==> flow/design.v <==
`timescale 1ns / 1ns  
module paddle_control(
    input clk,
    input en,
    input resetn,
    input [1:0] go,  
	 input [8:0] ball_x,
	 input [7:0] ball_y,
	 output reg [2:0] PADDLE_HIT,
    output reg draw,
	 output reg [8:0] current_state
    );
    reg [8:0] next_state; 
    localparam  BRICK_WIDTH = 8'd16,
					 BRICK_HEIGHT = 8'd8,
					 PADDLE_WIDTH= 8'd32,  
					 PADDLE_HEIGHT = 8'd2,
					 PADDLE_SIZE = 8'd32,
					 PADDLE_Y_POS = 9'd220;    
    always @(posedge clk)
    if(en) begin
		if(resetn) begin
         case (current_state)
					9'd8: current_state <= 2'd2 * go[0] + current_state;  
					9'd280: current_state <= current_state - (2'd2 * go[1]);  
            default: current_state <= (2'd2 * go[0]) - (2'd2 * go[1]) + current_state;  
         endcase
			if (go[0] || go[1]) draw <= 1'b1;
			else draw <= 1'b0;
		end
		if(resetn == 1'b0) begin
			draw <= 1'b1;
			current_state <= 9'd152;
		end
    end  
	 always@(posedge clk) if(en) begin
		PADDLE_HIT <= 0;
		if(ball_y >= PADDLE_Y_POS && ball_y <= PADDLE_Y_POS + 9'd3 && ball_x >= current_state && ball_x <= current_state + PADDLE_WIDTH)  
			PADDLE_HIT <= ((ball_x - current_state) / 9'd8) + 1'b1;
	 end
endmodule
`timescale 1ns / 1ns  
module ball_control(input clk, 
	input en,
	input reset,
	input [2:0] PADDLE_HIT,
	output reg [8:0] x,
	output reg [7:0] y,
	output reg BRICK_HIT,
	output reg [8:0] brick_x,
	output reg [7:0] brick_y
	);
	localparam LEFT_UP = 3'd0, UP_LEFT = 3'd1, UP_RIGHT = 3'd2, RIGHT_UP = 3'd3, LEFT_DOWN = 3'd4, DOWN_LEFT = 3'd5, DOWN_RIGHT = 3'd6, RIGHT_DOWN = 3'd7,
					LEFT_WALL_X = 9'd12,
					TOP_WALL_Y = 8'd20,
					RIGHT_WALL_X = 9'd320 - 9'd12,
					BRICK_WIDTH = 9'd32, BRICK_HEIGHT = 8'd4,
					BRICK_ONE_X = 9'd100, BRICK_ONE_Y = 8'd60,
					BRICK_TWO_X = 9'd150, BRICK_TWO_Y = 8'd60,
					BRICK_THREE_X = 9'd200, BRICK_THREE_Y = 8'd60;
	reg [8:0] d_x;
	reg [7:0] d_y;
	reg [2:0] current_direction;
	reg [1:0] WALL_HIT; 
	reg [2:0] status;  
	always @(posedge clk) if(en) begin
		case(current_direction)
			LEFT_UP: begin
				d_x <= -9'd2;
				d_y <= -8'd1;
			end
			UP_LEFT: begin
				d_x <= -9'd1;
				d_y <= -8'd2;
			end
			UP_RIGHT: begin
				d_x <= 9'd1;
				d_y <= -8'd2;
			end
			RIGHT_UP: begin
				d_x <= 9'd2;
				d_y <= -8'd1;
			end
			LEFT_DOWN: begin
				d_x <= -9'd2;
				d_y <= 8'd1;
			end
			DOWN_LEFT: begin
				d_x <= -9'd1;
				d_y <= 8'd2;
			end
			DOWN_RIGHT: begin
				d_x <= 9'd1;
				d_y <= 8'd2;
			end
			RIGHT_DOWN: begin
				d_x <= 9'd2;
				d_y <= 8'd1;
			end
		endcase
		if(!reset) begin
			x <= 9'd160;
			y <= 8'd218;
			current_direction <= UP_RIGHT; 
			d_x <= 9'd1;
			d_y <= -8'd2;
		end
		if(!reset) begin 
			status <= 3'b111;
			BRICK_HIT <= 1'b0;
		end
		BRICK_HIT <= 1'b0;
		if(y >= BRICK_ONE_Y && y <= (BRICK_ONE_Y + BRICK_HEIGHT) && x >= BRICK_ONE_X && x <= (BRICK_ONE_X + BRICK_WIDTH) && status[0] == 1'b1) begin
			BRICK_HIT <= 1'b1;
			brick_x <= BRICK_ONE_X; brick_y <= BRICK_ONE_Y;
			status[0] <= 1'b0;
			if(current_direction == LEFT_UP || current_direction == UP_LEFT || current_direction == RIGHT_UP || current_direction == UP_RIGHT)
				current_direction <= ((x - BRICK_ONE_X) / 9'd8) + 3'd4;
			else 
				current_direction <= (x - BRICK_ONE_X) / 9'd8;
		end
		if(y >= BRICK_TWO_Y && y <= (BRICK_TWO_Y + BRICK_HEIGHT) && x >= BRICK_TWO_X && x <= (BRICK_TWO_X + BRICK_WIDTH) && status[1] == 1'b1) begin
			BRICK_HIT <= 1'b1;
			brick_x <= BRICK_TWO_X; brick_y <= BRICK_TWO_Y;
			status[1] <= 1'b0;
			if(current_direction == LEFT_UP || current_direction == UP_LEFT || current_direction == RIGHT_UP || current_direction == UP_RIGHT)
				current_direction <= ((x - BRICK_TWO_X) / 9'd8) + 3'd4;
			else 
				current_direction <= (x - BRICK_TWO_X) / 9'd8;
		end
		if(y >= BRICK_THREE_Y && y <= (BRICK_THREE_Y + BRICK_HEIGHT) && x >= BRICK_THREE_X && x <= (BRICK_THREE_X + BRICK_WIDTH) && status[2] == 1'b1) begin
			BRICK_HIT <= 1'b1;
			brick_x <= BRICK_THREE_X; brick_y <= BRICK_THREE_Y;
			status[2] <= 1'b0;
			if(current_direction == LEFT_UP || current_direction == UP_LEFT || current_direction == RIGHT_UP || current_direction == UP_RIGHT)
				current_direction <= ((x - BRICK_THREE_X) / 9'd8) + 3'd4;
			else 
				current_direction <= (x - BRICK_THREE_X) / 9'd8;
		end
		if(reset && PADDLE_HIT !== 0) current_direction <= PADDLE_HIT - 3'b1;
		if(reset && WALL_HIT !== 0) begin
			case(WALL_HIT)
				2'd1: begin case(current_direction)
							LEFT_UP: begin current_direction <= RIGHT_UP;
											d_x <= 9'd2;
											d_y <= -8'd1;
										end
							UP_LEFT: begin current_direction <= UP_RIGHT;
											d_x <= 9'd1;
											d_y <= -8'd2;
										end
							LEFT_DOWN: begin current_direction <= RIGHT_DOWN;
												d_x <= 9'd2;
												d_y <= 8'd1;
											end
							DOWN_LEFT: begin current_direction <= DOWN_RIGHT;
												d_x <= 9'd1;
												d_y <= 8'd2;
											end
						endcase
					end
				2'd2: begin case(current_direction)
							LEFT_UP: begin current_direction <= LEFT_DOWN;
											d_x <= -9'd2;
											d_y <= 8'd1;
										end
							UP_LEFT: begin current_direction <= DOWN_LEFT;
											d_x <= -9'd1;
											d_y <= 8'd2;
										end
							RIGHT_UP: begin current_direction <= RIGHT_DOWN;
											d_x <= 9'd2;
											d_y <= 8'd1;
										end
							UP_RIGHT: begin current_direction <= DOWN_RIGHT;
												d_x <= 9'd1;
												d_y <= 8'd2;
										end
						endcase
					end
				2'd3: begin case(current_direction)
							RIGHT_UP: begin current_direction <= LEFT_UP;
											d_x <= -9'd2;
											d_y <= -8'd1;
										end
							UP_RIGHT: begin current_direction <= UP_LEFT;
											d_x <= -9'd1;
											d_y <= -8'd2;
										end
							RIGHT_DOWN: begin current_direction <= LEFT_DOWN;
												d_x <= -9'd2;
												d_y <= 8'd1;
										end
							DOWN_RIGHT: begin current_direction <= DOWN_LEFT;
												d_x <= -9'd2;
												d_y <= 8'd1;
										end
						endcase
					end
			endcase
		end
		if(reset) begin 
			x <= x + d_x;
			y <= y + d_y;
		end
		if(y >= 8'd235 && y <= 8'd240) begin
			d_x <= 1'b0;
			d_y <= 1'b0;
		end
	end
	always @(posedge clk) if(en) begin
		if(!reset) WALL_HIT <= 2'b0;
		else begin
			if(x <= LEFT_WALL_X) WALL_HIT <= 2'd1; 
			else begin
				if(y <= TOP_WALL_Y) WALL_HIT <= 2'd2;
				else begin
					if(x >= RIGHT_WALL_X) WALL_HIT <= 2'd3;
					else WALL_HIT <= 2'b0;
				end
			end
		end
	end
endmodule
`timescale 1ns / 1ns  
module new_draw(input clk,
	input reset,
	input [8:0] paddle_pos,
	input p_draw,
	input [8:0] ball_x,
	input [7:0] ball_y,
	input fps,
	input BRICK_HIT,
	input [8:0] brick_x,
	input [7:0] brick_y,
	output reg [8:0] x,
	output reg [7:0] y,
	output reg [2:0] color,
	output reg wren);
	reg [30:0] current_state, next_state;	
	reg [8:0] current_paddle;
	reg [8:0] current_ball_x;
	reg [7:0] current_ball_y;
	reg [3:0] current_brick;
	reg paddle_draw;
	reg ball_draw;
	reg brick_hit;
	reg [15:0] wall_draw_progress;
	reg [6:0] paddle_draw_progress;
	reg [31:0] reset_progress;
	reg [8:0] brick_draw_progress;
	localparam  PADDLE_SIZE = 8'd64,
					INIT = 32'd0,
					LEFT_WALL_FINISHED = INIT + 32'd1920,
					TOP_WALL_FINISHED = LEFT_WALL_FINISHED + 32'd2560,
					RIGHT_WALL_FINISHED = TOP_WALL_FINISHED + 32'd1920,
					DRAW_BRICKS = RIGHT_WALL_FINISHED + 1,
					BRICKS_FINISHED = DRAW_BRICKS + 32'd128,
					WAIT = BRICKS_FINISHED + 1'd1,
					PADDLE_ERASE_START = WAIT + 1'd1,
					PADDLE_DRAW_START = PADDLE_ERASE_START + PADDLE_SIZE + 1'd1,
					PADDLE_CYCLE_END = PADDLE_DRAW_START + PADDLE_SIZE + 1'd1,
					BALL_ERASE = PADDLE_CYCLE_END + 1,
					BALL_DRAW = BALL_ERASE + 2'd2,
					BALL_CYCLE_END = BALL_DRAW + 2'd2,
					RESET_START = BRICK_ERASE_END + 1'b1,
					RESET_END = RESET_START + 32'd76800,
					BRICK_ERASE_START = BALL_CYCLE_END + 1'b1,
					BRICK_ERASE_END = BRICK_ERASE_START + 8'd128;
	always @(posedge clk) begin
		case (current_state)
			WAIT: next_state <= ball_draw ? BALL_ERASE : (paddle_draw ? PADDLE_ERASE_START: WAIT);  
			PADDLE_CYCLE_END: next_state <= (ball_draw ? BALL_ERASE : WAIT);
			BALL_CYCLE_END: next_state <= (brick_hit ? BRICK_ERASE_START : WAIT);
			BRICKS_FINISHED: begin
				if(current_brick < 3'd3) next_state <= DRAW_BRICKS;
				else next_state <= WAIT;
			end
			BRICK_ERASE_END: next_state <= (paddle_draw ? PADDLE_ERASE_START : WAIT);
			RESET_END: next_state <= INIT;
			default: next_state <= current_state + 1'd1;
		endcase			
		if(!reset) begin
			current_state <= INIT;
		end
		else current_state <= next_state;
	end
	always @(posedge clk) begin
		if(fps) ball_draw <= 1'b1;
		if(BRICK_HIT) brick_hit <= 1'b1;
		if(!reset) begin 
			brick_hit <= 1'b0;
			current_brick <= 3'b0;
		end
		case (current_state)
			INIT: begin 
				wall_draw_progress <= 16'd0;
				wren <= 1'b1;
			end	
			LEFT_WALL_FINISHED: begin
				wall_draw_progress <= 16'd0;
			end
			TOP_WALL_FINISHED: begin
				wall_draw_progress <= 16'd0;
			end
			WAIT: begin
				paddle_draw <= p_draw;
				wren <= 1'b0;
			end
			PADDLE_ERASE_START: begin 
				wren <= 1'b1;
				paddle_draw_progress <= 6'd0;
			end
			PADDLE_DRAW_START: begin
				paddle_draw_progress <= 6'd0;
				current_paddle <= paddle_pos;
			end
			PADDLE_CYCLE_END: paddle_draw <= 1'b0;
			BALL_ERASE: wren <= 1'b1;
			BALL_DRAW: begin
				current_ball_x <= ball_x;
				current_ball_y <= ball_y;
			end
			BALL_CYCLE_END: ball_draw <= 1'b0;
			RESET_START: begin 
				wren <= 1'b1;
				reset_progress <= 32'd0;
				y <= 8'd8;
			end
			DRAW_BRICKS: begin 
				wren <= 1'b1;
				brick_draw_progress <= 9'd0;
				current_brick <= current_brick + 1'b1;
			end
			BRICKS_FINISHED: wren <= 1'b0;
			BRICK_ERASE_START: brick_draw_progress <= 9'd0;
			BRICK_ERASE_END: brick_hit <= 1'b0;
			default: begin
				if(INIT < current_state && current_state < LEFT_WALL_FINISHED) begin
					color <= 3'b100;
					x <= wall_draw_progress % 4'd8;
					y <= wall_draw_progress / 4'd8;
				end
				if(LEFT_WALL_FINISHED < current_state && current_state < TOP_WALL_FINISHED) begin
					color <= 3'b100;
					x <= wall_draw_progress % 9'd320;
					y <= wall_draw_progress / 9'd320;
				end
				if(TOP_WALL_FINISHED < current_state && current_state < RIGHT_WALL_FINISHED) begin
					color <= 3'b100;
					x <= 9'd320 - (wall_draw_progress % 4'd8);
					y <= wall_draw_progress / 4'd8;
				end
				if(PADDLE_ERASE_START < current_state && current_state < PADDLE_DRAW_START) begin
					color <= 3'b000;
					x <= current_paddle + (paddle_draw_progress % 6'd32);
					y <= 9'd220 + (paddle_draw_progress / 6'd32);
				end
				if(PADDLE_DRAW_START < current_state && current_state < PADDLE_CYCLE_END) begin
					color <= 3'b001;
					x <= current_paddle + (paddle_draw_progress % 6'd32);
					y <= 9'd220 + (paddle_draw_progress / 6'd32);
				end
				if(BALL_ERASE < current_state && current_state < BALL_DRAW) begin
					color <= 3'b000;
					x <= current_ball_x;
					y <= current_ball_y;
				end
				if(BALL_DRAW < current_state && current_state < BALL_CYCLE_END) begin
					color <= 3'b010;
					x <= current_ball_x;
					y <= current_ball_y;
				end
				if(RESET_START < current_state && current_state < RESET_END) begin
					color<= 3'b000;
					x <= reset_progress % 9'd320;
					y <= reset_progress / 9'd320;
				end
				if(DRAW_BRICKS < current_state && current_state < BRICKS_FINISHED && current_brick == 4'd1) begin
					color <= 3'b110;
					x <= 9'd100 + (brick_draw_progress % 9'd32);
					y <= 8'd60 + (brick_draw_progress / 8'd32);
				end
				if(DRAW_BRICKS < current_state && current_state < BRICKS_FINISHED && current_brick == 4'd2) begin
					color <= 3'b110;
					x <= 9'd150 + (brick_draw_progress % 9'd32);
					y <= 8'd60 + (brick_draw_progress / 8'd32);
				end
				if(DRAW_BRICKS < current_state && current_state < BRICKS_FINISHED && current_brick == 4'd3) begin
					color <= 3'b110;
					x <= 9'd200 + (brick_draw_progress % 9'd32);
					y <= 8'd60 + (brick_draw_progress / 8'd32);
				end
				if(BRICK_ERASE_START < current_state && current_state < BRICK_ERASE_END) begin
					wren <= 1'b1;
					color <= 3'b000;
					x <= brick_x + (brick_draw_progress % 9'd32);
					y <= brick_y + (brick_draw_progress / 8'd32);
				end
				wall_draw_progress <= wall_draw_progress + 1'b1;
				paddle_draw_progress <= paddle_draw_progress + 1'b1;
				reset_progress <= reset_progress + 1'b1;
				brick_draw_progress <= brick_draw_progress + 1'b1;
			end
		endcase
		if(!reset) begin
			x <= 9'd0;
			y <= 8'd0;
			color <= 3'b000;
			paddle_draw <= 1'b0;
			current_paddle <= 9'd152;
			current_ball_x <= 9'd160;
			current_ball_y <= 8'd218;
		end
	end
endmodule
`timescale 1ns / 1ns  
module breakout
	(
		input         clk,
		input         resetn,        
		input  [1:0]  go,            
		input         paddle_tick,   
		input         ball_tick,     
		output [8:0]  x,
		output [7:0]  y,
		output [2:0]  colour,
		output        plot
	);
	 wire draw_paddle;
	 wire[8:0] paddle_pos;
	 wire[8:0] ball_x; wire [7:0] ball_y;
	 wire[2:0] BALL_HIT;
	 wire BRICK_HIT;
	 wire [8:0] brick_x;
	 wire [7:0] brick_y;
	 wire fps_clock = paddle_tick | ~resetn;
	 wire thirty_clock = ball_tick | ~resetn;
	paddle_control PC(.clk(clk), .en(fps_clock), .resetn(resetn), .go(go), .ball_x(ball_x), .ball_y(ball_y), .draw(draw_paddle), .current_state(paddle_pos), .PADDLE_HIT(BALL_HIT));
	ball_control BC(.clk(clk), .en(thirty_clock), .reset(resetn), .x(ball_x), .y(ball_y), .PADDLE_HIT(BALL_HIT), .BRICK_HIT(BRICK_HIT), .brick_x(brick_x), .brick_y(brick_y));
	new_draw ND(.clk(clk), .reset(resetn), .paddle_pos(paddle_pos), .p_draw(draw_paddle), .ball_x(ball_x), .ball_y(ball_y), .x(x), .y(y), .color(colour), .wren(plot), .fps(thirty_clock), .BRICK_HIT(BRICK_HIT), .brick_x(brick_x), .brick_y(brick_y));
endmodule
### Tool chain data of breakout

What the tools print for breakout, step after step.
Line numbers count from 1 in the design file above.
Operators: Yosys type, input widths -> output width; for muxes data width and select width s.
Cell names lack the library's common part.
The mark -- stands for no value.

| design | value |
|---|---|
| top module | breakout |
| clock | clk |
| standard-cell library | sky130hd |
| library corner | tt_025C_1v80 |

### Word-level counts

Counts by Yosys on the flattened word-level netlist (proc, flatten, opt, wreduce; memories kept). Print and check cells are left out. Cells with the same type and inputs are merged into one.
Memory sizes are those after Yosys's memory passes, which may raise the word count (mostly to a power of two), join words into wider ones and drop unused or constant bits.

| cells by class | value |
|---|---|
| $add $sub $neg | 30 |
| $mul | 0 |
| order comparisons | 38 |
| divide/modulo/power cells | 4 |
| reduce/logical cells | 67 |
| muxes and demuxes | 87 |
| shift operators | 0 |
| bitwise gates (word level) | 6 |
| equal/unequal tests | 36 |

Operators by type and width:

| operator | number |
|---|---|
| $eq 31x13->1 const B | 13 |
| $div 32x9->32 const B | 1 |
| $mod 32x9->32 const B | 1 |
| $lt 13x31->1 const A | 8 |
| $lt 31x13->1 const B | 8 |
| $pmux 31 s6 | 1 |
| $div 16x9->16 const B | 1 |
| $mod 16x9->16 const B | 1 |
| $mux 8 | 16 |
| $mux 9 | 14 |
| $pmux 9 s2 | 4 |
| $mux 3 | 22 |
| $pmux 32 s2 | 1 |
| $pmux 8 s3 | 2 |
| $pmux 9 s4 | 1 |
| $pmux 3 s4 | 3 |
| $add 32x1->32 const B | 1 |
| $pmux 16 s2 | 1 |
| $pmux 8 s4 | 1 |
| $pmux 8 s2 | 2 |
| $lt 1x31->1 const A | 1 |
| $lt 11x31->1 const A | 1 |
| $add 31x1->31 const B | 1 |
| $lt 31x11->1 const B | 1 |
| $eq 31x11->1 const B | 1 |
| $lt 31x17->1 const B | 1 |
| $eq 31x17->1 const B | 1 |
| $logic_not 31->1 | 1 |

Not listed: further kinds 77, cells in them 158.

| bit counts | value |
|---|---|
| output and inout port bits | 21 |
| memory bits (read-only) | 136 |
| cells after elaboration | 302 |
| register bits | 243 |
| memories | 1 |
| word width x clocked read ports | 17 |
| bits in latches | 0 |
| bits in writable memories | 0 |

Memory list:

| memory | words | bits a word | read ports | wr ports | RTL line | RTL |
|---|---|---|---|---|---|---|
| (name not given) | 8 | 17 | 1 | 0 | 67 | `case(current_direction)` |

### Depth

Yosys ltp: most cells in a row. Word level: on the elaborated netlist, between registers, memories and ports. Mapped: between sequential cells and ports; inverters and the memories' decode and read muxes count.

| logic depth | value |
|---|---|
| depth after elaboration | 15 |
| ABC_AREA | 0 |
| gate-level depth with buffers | 35 |

### After synthesis

The flow's flattened synthesis, as Yosys stat reports it; memories are mapped. The netlist is that of the ABC_AREA named above (0 if unset); the other value can give another one.
The area totals of this step are shown rounded.

Cell types:

| cell type | number |
|---|---|
| edfxtp_1 | 117 |
| dfxtp_1 | 119 |
| ha_1 | 79 |
| nor2_1 | 260 |
| nand2_1 | 248 |
| xnor2_1 | 79 |
| a21oi_1 | 118 |
| nand3_1 | 106 |
| xor2_1 | 58 |
| o21ai_0 | 99 |
| and2_1 | 55 |
| clkbuf_1 | 90 |
| mux2i_1 | 33 |
| nor3_1 | 59 |
| inv_1 | 77 |
| nand4_1 | 37 |
| and3_1 | 36 |
| a31oi_1 | 31 |

Other cell types: 94; their cells: 492.

| synthesis totals | value |
|---|---|
| mapped flip-flops | 236 |
| mapped cells | 2193 |
| mapped area | 17800 um^2 |
| sequential area | 5900 um^2 |
| buffers | 120 |

By module: a second synthesis without flattening, with its own total; a netlist apart from the flattened one above.

| second synthesis, totals | value |
|---|---|
| cell total of the unflattened synthesis | 2498 |
| area total of the unflattened synthesis | 20200 um^2 |

Each row is one instance without its submodules.

By module:

| module | instances | area (um^2) | seq. area (um^2) | cells |
|---|---|---|---|---|
| new_draw | 1 | 15300 | 4290 | 1966 |
| ball_control | 1 | 3550 | 1260 | 386 |
| paddle_control | 1 | 1330 | 360 | 144 |
| breakout | 1 | 12.5 | 0.0 | 2 |

### Worst setup path after synthesis

Path of least setup slack by OpenSTA after synthesis, without wires, with an ideal clock, recovery checks aside; 20% of the period is set as input and as output delay. Where synthesis merged equal registers, the netlist keeps one of their names.

| path post-synthesis | value |
|---|---|
| kind | register to register |
| from | reg ND.reset_progress[27] |
| to | reg ND.x[8] |
| library setup time | 0.140 ns |
| driving pins on the path | 33 |
| path slack | 13.049 ns |
| data arrival time | 6.811 ns |
| time at the first pin | 0.000 ns |
| path delay | 6.951 ns |
| clock period | 20.0 ns |
| buffers on the path | 6 |
| period reached after synthesis | 6.951 ns |

"path delay" = arrival - input delay + setup time.
"driving pins on the path": output pins that drive a net of the path, with the launching flip-flop's if there is one; two outputs of one cell count as two.
"period reached after synthesis" = period - worst setup slack (recovery checks aside). The figure is calculated, with input and output delays left at 20% of the set period.
The rows between start and end are the longest chain of elaborated cells between them; the timing report does not say that the signal goes this way. Where chains are equally long, one stands for them.
A line is the first line of the expression or statement that the cell stems from. Yosys adds cells for indexed reads and writes and turns some case tables into memories.
A register here has more assigning lines than the two given.

| on the way, post-synthesis | value |
|---|---|
| cell sequence | edfxtp_1 buf_4 nor2_1 o22ai_2 a21oi_4 nand2_2 or4_4 buf_6 a311oi_2 xnor2_1 nor4b_1 a21oi_1 o21a_1 buf_2 and4_1 a211oi_2 o211ai_2 o2bb2ai_1 buf_4 and3_1 o22a_1 nor4_4 nand3_1 nor3b_2 o22ai_4 buf_2 a21oi_1 a211oi_2 buf_2 o32ai_1 a221o_1 a31oi_1 a21oi_1 |
| cells in the longest elaborated chain | 6 |

Ends and longest elaborated chain, post-synthesis:

| what | RTL line | RTL |
|---|---|---|
| start, declared | 250 | `reg [31:0] reset_progress;` |
| start, assigned | 327 | `reset_progress <= 32'd0;` |
| start, assigned | 402 | `reset_progress <= reset_progress + 1'b1;` |
| $mod 32x9->32 | 376 | `x <= reset_progress % 9'd320;` |
| $mux 9 | 374 | `if(RESET_START < current_state && current_state < RESET_END) begin` |
| $mux 9 | 379 | `if(DRAW_BRICKS < current_state && current_state < BRICKS_FINISHED && current_brick == 4'd1) begin` |
| $mux 9 | 384 | `if(DRAW_BRICKS < current_state && current_state < BRICKS_FINISHED && current_brick == 4'd2) begin` |
| $mux 9 | 389 | `if(DRAW_BRICKS < current_state && current_state < BRICKS_FINISHED && current_brick == 4'd3) begin` |
| $mux 9 | 394 | `if(BRICK_ERASE_START < current_state && current_state < BRICK_ERASE_END) begin` |
| end, assigned | 391 | `x <= 9'd200 + (brick_draw_progress % 9'd32);` |
| end, assigned | 397 | `x <= brick_x + (brick_draw_progress % 9'd32);` |
| end, declared | 236 | `output reg [8:0] x,` |

### Path in the finished layout

From the final timing report of run A: the path of least setup slack in the routed layout; clock arrival at registers is part of the times.

| path after layout | value |
|---|---|
| kind | register to register |
| from | reg ND.reset_progress[28] |
| to | reg ND.x[6] |
| driving pins on the path | 29 |
| library setup time | 0.13 ns |
| time at the first pin | 0.58 ns |
| path slack | 0.57 ns |
| data arrival time | 9.57 ns |
| buffers on the path | 1 |
| clock period | 9.66 ns |

The rows between start and end are the longest chain of elaborated cells between them; the timing report does not say that the signal goes this way. Where chains are equally long, one stands for them.
A register here has more assigning lines than the two given.

| on the way, after layout | value |
|---|---|
| cell sequence | edfxtp_1 nand2b_2 xnor2_1 a211oi_4 nor2_1 or4_4 a311oi_4 nand2_1 and3_1 o21ai_1 nand2_1 a221o_1 a21oi_1 a21oi_1 buf_4 o2bb2ai_1 or4bb_1 o211ai_1 nor4_4 nor3_1 nor2_1 o22ai_4 o32ai_1 o21ai_1 o2111a_1 nor2_1 a2111oi_0 o311a_1 a311oi_2 |
| cells in the longest elaborated chain | 6 |

Ends and longest elaborated chain, after layout:

| what | RTL line | RTL |
|---|---|---|
| start, declared | 250 | `reg [31:0] reset_progress;` |
| start, assigned | 327 | `reset_progress <= 32'd0;` |
| start, assigned | 402 | `reset_progress <= reset_progress + 1'b1;` |
| $mod 32x9->32 | 376 | `x <= reset_progress % 9'd320;` |
| $mux 9 | 374 | `if(RESET_START < current_state && current_state < RESET_END) begin` |
| $mux 9 | 379 | `if(DRAW_BRICKS < current_state && current_state < BRICKS_FINISHED && current_brick == 4'd1) begin` |
| $mux 9 | 384 | `if(DRAW_BRICKS < current_state && current_state < BRICKS_FINISHED && current_brick == 4'd2) begin` |
| $mux 9 | 389 | `if(DRAW_BRICKS < current_state && current_state < BRICKS_FINISHED && current_brick == 4'd3) begin` |
| $mux 9 | 394 | `if(BRICK_ERASE_START < current_state && current_state < BRICK_ERASE_END) begin` |
| end, assigned | 391 | `x <= 9'd200 + (brick_draw_progress % 9'd32);` |
| end, assigned | 397 | `x <= brick_x + (brick_draw_progress % 9'd32);` |
| end, declared | 236 | `output reg [8:0] x,` |

Record of 4 stored runs of the RTL-to-layout flow on breakout, platform sky130hd. The runs are unordered. Constraints: input delay and output delay 20% of the set period each, output load 0.01 pF.
"period reached": clock period set for the run, less the worst setup slack. It is reckoned from that one timing run; input and output delays stay at 20% of the period that was set.
By "critical setup path time" is meant the share of the clock period that the worst setup path is allowed (20% is reserved at inputs, 20% at outputs), minus its slack. Clock arrival times at its registers enter into it.
"total power of the final layout" rests on the timing tool's default activity at the inputs, not on a simulated workload.
Measured values are rounded.

## Run A

==> flow/run.sh <==
#!/bin/bash
# the make line also repeats the synthesis and layout settings of config.mk as NAME=value (left out here)
make -C /OpenROAD-flow-scripts/flow DESIGN_CONFIG=/design/flow/config.mk WORK_HOME=/design/flow/orfs CLKGATE_MAP_FILE= finish
==> flow/config.mk <==
export PLATFORM = sky130hd
export DESIGN_NAME = breakout
export DESIGN_NICKNAME = breakout
export VERILOG_FILES = /design/flow/design.v
export SDC_FILE = /design/flow/constraint.sdc
export NUM_CORES = 4
export LEC_CHECK = 0
export CAP_MARGIN = 10
export CORE_MARGIN = 8
export CORE_UTILIZATION = 23
export CTS_CLUSTER_SIZE = 32
export GPL_ROUTABILITY_DRIVEN = 1
export HOLD_SLACK_MARGIN = 0.01
export PLACE_DENSITY_LB_ADDON = 0.14
export SLEW_MARGIN = 20
export TNS_END_PERCENT = 70
==> flow/constraint.sdc <==
create_clock -name core_clock -period 9.66 [get_ports {clk}]
set_input_delay 1.9320 -clock core_clock [delete_from_list [all_inputs] [get_ports {clk}]]
set_output_delay 1.9320 -clock core_clock [all_outputs]
set_load 0.01 [all_outputs]

| result of run A | value |
|---|---|
| post-synthesis cell area | 17800 um^2 |
| worst hold slack in the final report | 0.425 ns |
| critical setup path time | 9.09 ns |
| worst setup path type | register to register |
| total die area | 86600 um^2 |
| post-route utilization | 26.1 % |
| standard-cell area after routing | 20100 um^2 |
| setup slack of the worst path | 0.570 ns |
| total negative slack on setup checks | 0.000 ns |
| period reached | 9.090 ns |
| total power of the final layout | 3870 uW |

## Run B

==> flow/run.sh <==
#!/bin/bash
# the make line also repeats the synthesis and layout settings of config.mk as NAME=value (left out here)
make -C /OpenROAD-flow-scripts/flow DESIGN_CONFIG=/design/flow/config.mk WORK_HOME=/design/flow/orfs CLKGATE_MAP_FILE= finish
==> flow/config.mk <==
export PLATFORM = sky130hd
export DESIGN_NAME = breakout
export DESIGN_NICKNAME = breakout
export VERILOG_FILES = /design/flow/design.v
export SDC_FILE = /design/flow/constraint.sdc
export NUM_CORES = 4
export LEC_CHECK = 0
export ABC_AREA = 0
export CAP_MARGIN = 20
export CELL_PAD_IN_SITES_DETAIL_PLACEMENT = 2
export CORE_MARGIN = 9
export CORE_UTILIZATION = 37
export CTS_CLUSTER_DIAMETER = 235
export MAX_ROUTING_LAYER = met4
export PLACE_DENSITY = 0.82
export SLEW_MARGIN = 20
==> flow/constraint.sdc <==
create_clock -name core_clock -period 6.58 [get_ports {clk}]
set_input_delay 1.3160 -clock core_clock [delete_from_list [all_inputs] [get_ports {clk}]]
set_output_delay 1.3160 -clock core_clock [all_outputs]
set_load 0.01 [all_outputs]

Run B: no final report: routing broke off with GRT-0116

## Run C

==> flow/run.sh <==
#!/bin/bash
# the make line also repeats the synthesis and layout settings of config.mk as NAME=value (left out here)
make -C /OpenROAD-flow-scripts/flow DESIGN_CONFIG=/design/flow/config.mk WORK_HOME=/design/flow/orfs CLKGATE_MAP_FILE= finish
==> flow/config.mk <==
export PLATFORM = sky130hd
export DESIGN_NAME = breakout
export DESIGN_NICKNAME = breakout
export VERILOG_FILES = /design/flow/design.v
export SDC_FILE = /design/flow/constraint.sdc
export NUM_CORES = 4
export LEC_CHECK = 0
export CAP_MARGIN = 20
export CELL_PAD_IN_SITES_GLOBAL_PLACEMENT = 1
export CORE_ASPECT_RATIO = 1.14
export CORE_MARGIN = 5
export CORE_UTILIZATION = 51
export CTS_CLUSTER_DIAMETER = 185
export CTS_CLUSTER_SIZE = 34
export PLACE_DENSITY_LB_ADDON = 0.26
export SETUP_SLACK_MARGIN = 1.73
export SLEW_MARGIN = 20
==> flow/constraint.sdc <==
create_clock -name core_clock -period 12.4 [get_ports {clk}]
set_input_delay 2.4800 -clock core_clock [delete_from_list [all_inputs] [get_ports {clk}]]
set_output_delay 2.4800 -clock core_clock [all_outputs]
set_load 0.01 [all_outputs]

| result of run C | value |
|---|---|
| post-synthesis cell area | 17800 um^2 |
| worst hold slack in the final report | 0.437 ns |
| critical setup path time | 8.99 ns |
| worst setup path type | register to register |
| total die area | 38800 um^2 |
| post-route utilization | 53.5 % |
| standard-cell area after routing | 18600 um^2 |
| setup slack of the worst path | 3.41 ns |
| total negative slack on setup checks | 0.000 ns |
| period reached | 8.988 ns |
| total power of the final layout | 2490 uW |

## Run D

==> flow/run.sh <==
#!/bin/bash
# the make line also repeats the synthesis and layout settings of config.mk as NAME=value (left out here)
make -C /OpenROAD-flow-scripts/flow DESIGN_CONFIG=/design/flow/config.mk WORK_HOME=/design/flow/orfs CLKGATE_MAP_FILE= finish
==> flow/config.mk <==
export PLATFORM = sky130hd
export DESIGN_NAME = breakout
export DESIGN_NICKNAME = breakout
export VERILOG_FILES = /design/flow/design.v
export SDC_FILE = /design/flow/constraint.sdc
export NUM_CORES = 4
export LEC_CHECK = 0
export ABC_AREA = 0
export CAP_MARGIN = 30
export CELL_PAD_IN_SITES_DETAIL_PLACEMENT = 2
export CELL_PAD_IN_SITES_GLOBAL_PLACEMENT = 3
export CORE_ASPECT_RATIO = 1.49
export CORE_MARGIN = 2
export CORE_UTILIZATION = 54
export CTS_CLUSTER_SIZE = 47
export GPL_ROUTABILITY_DRIVEN = 0
export HOLD_SLACK_MARGIN = 0.03
export MAX_ROUTING_LAYER = met5
export PLACE_DENSITY_LB_ADDON = 0.09
export SLEW_MARGIN = 20
export TNS_END_PERCENT = 25
==> flow/constraint.sdc <==
create_clock -name core_clock -period 20.0 [get_ports {clk}]
set_input_delay 4.0000 -clock core_clock [delete_from_list [all_inputs] [get_ports {clk}]]
set_output_delay 4.0000 -clock core_clock [all_outputs]
set_load 0.01 [all_outputs]

Run D: no final report: placement broke off with FLW-0024
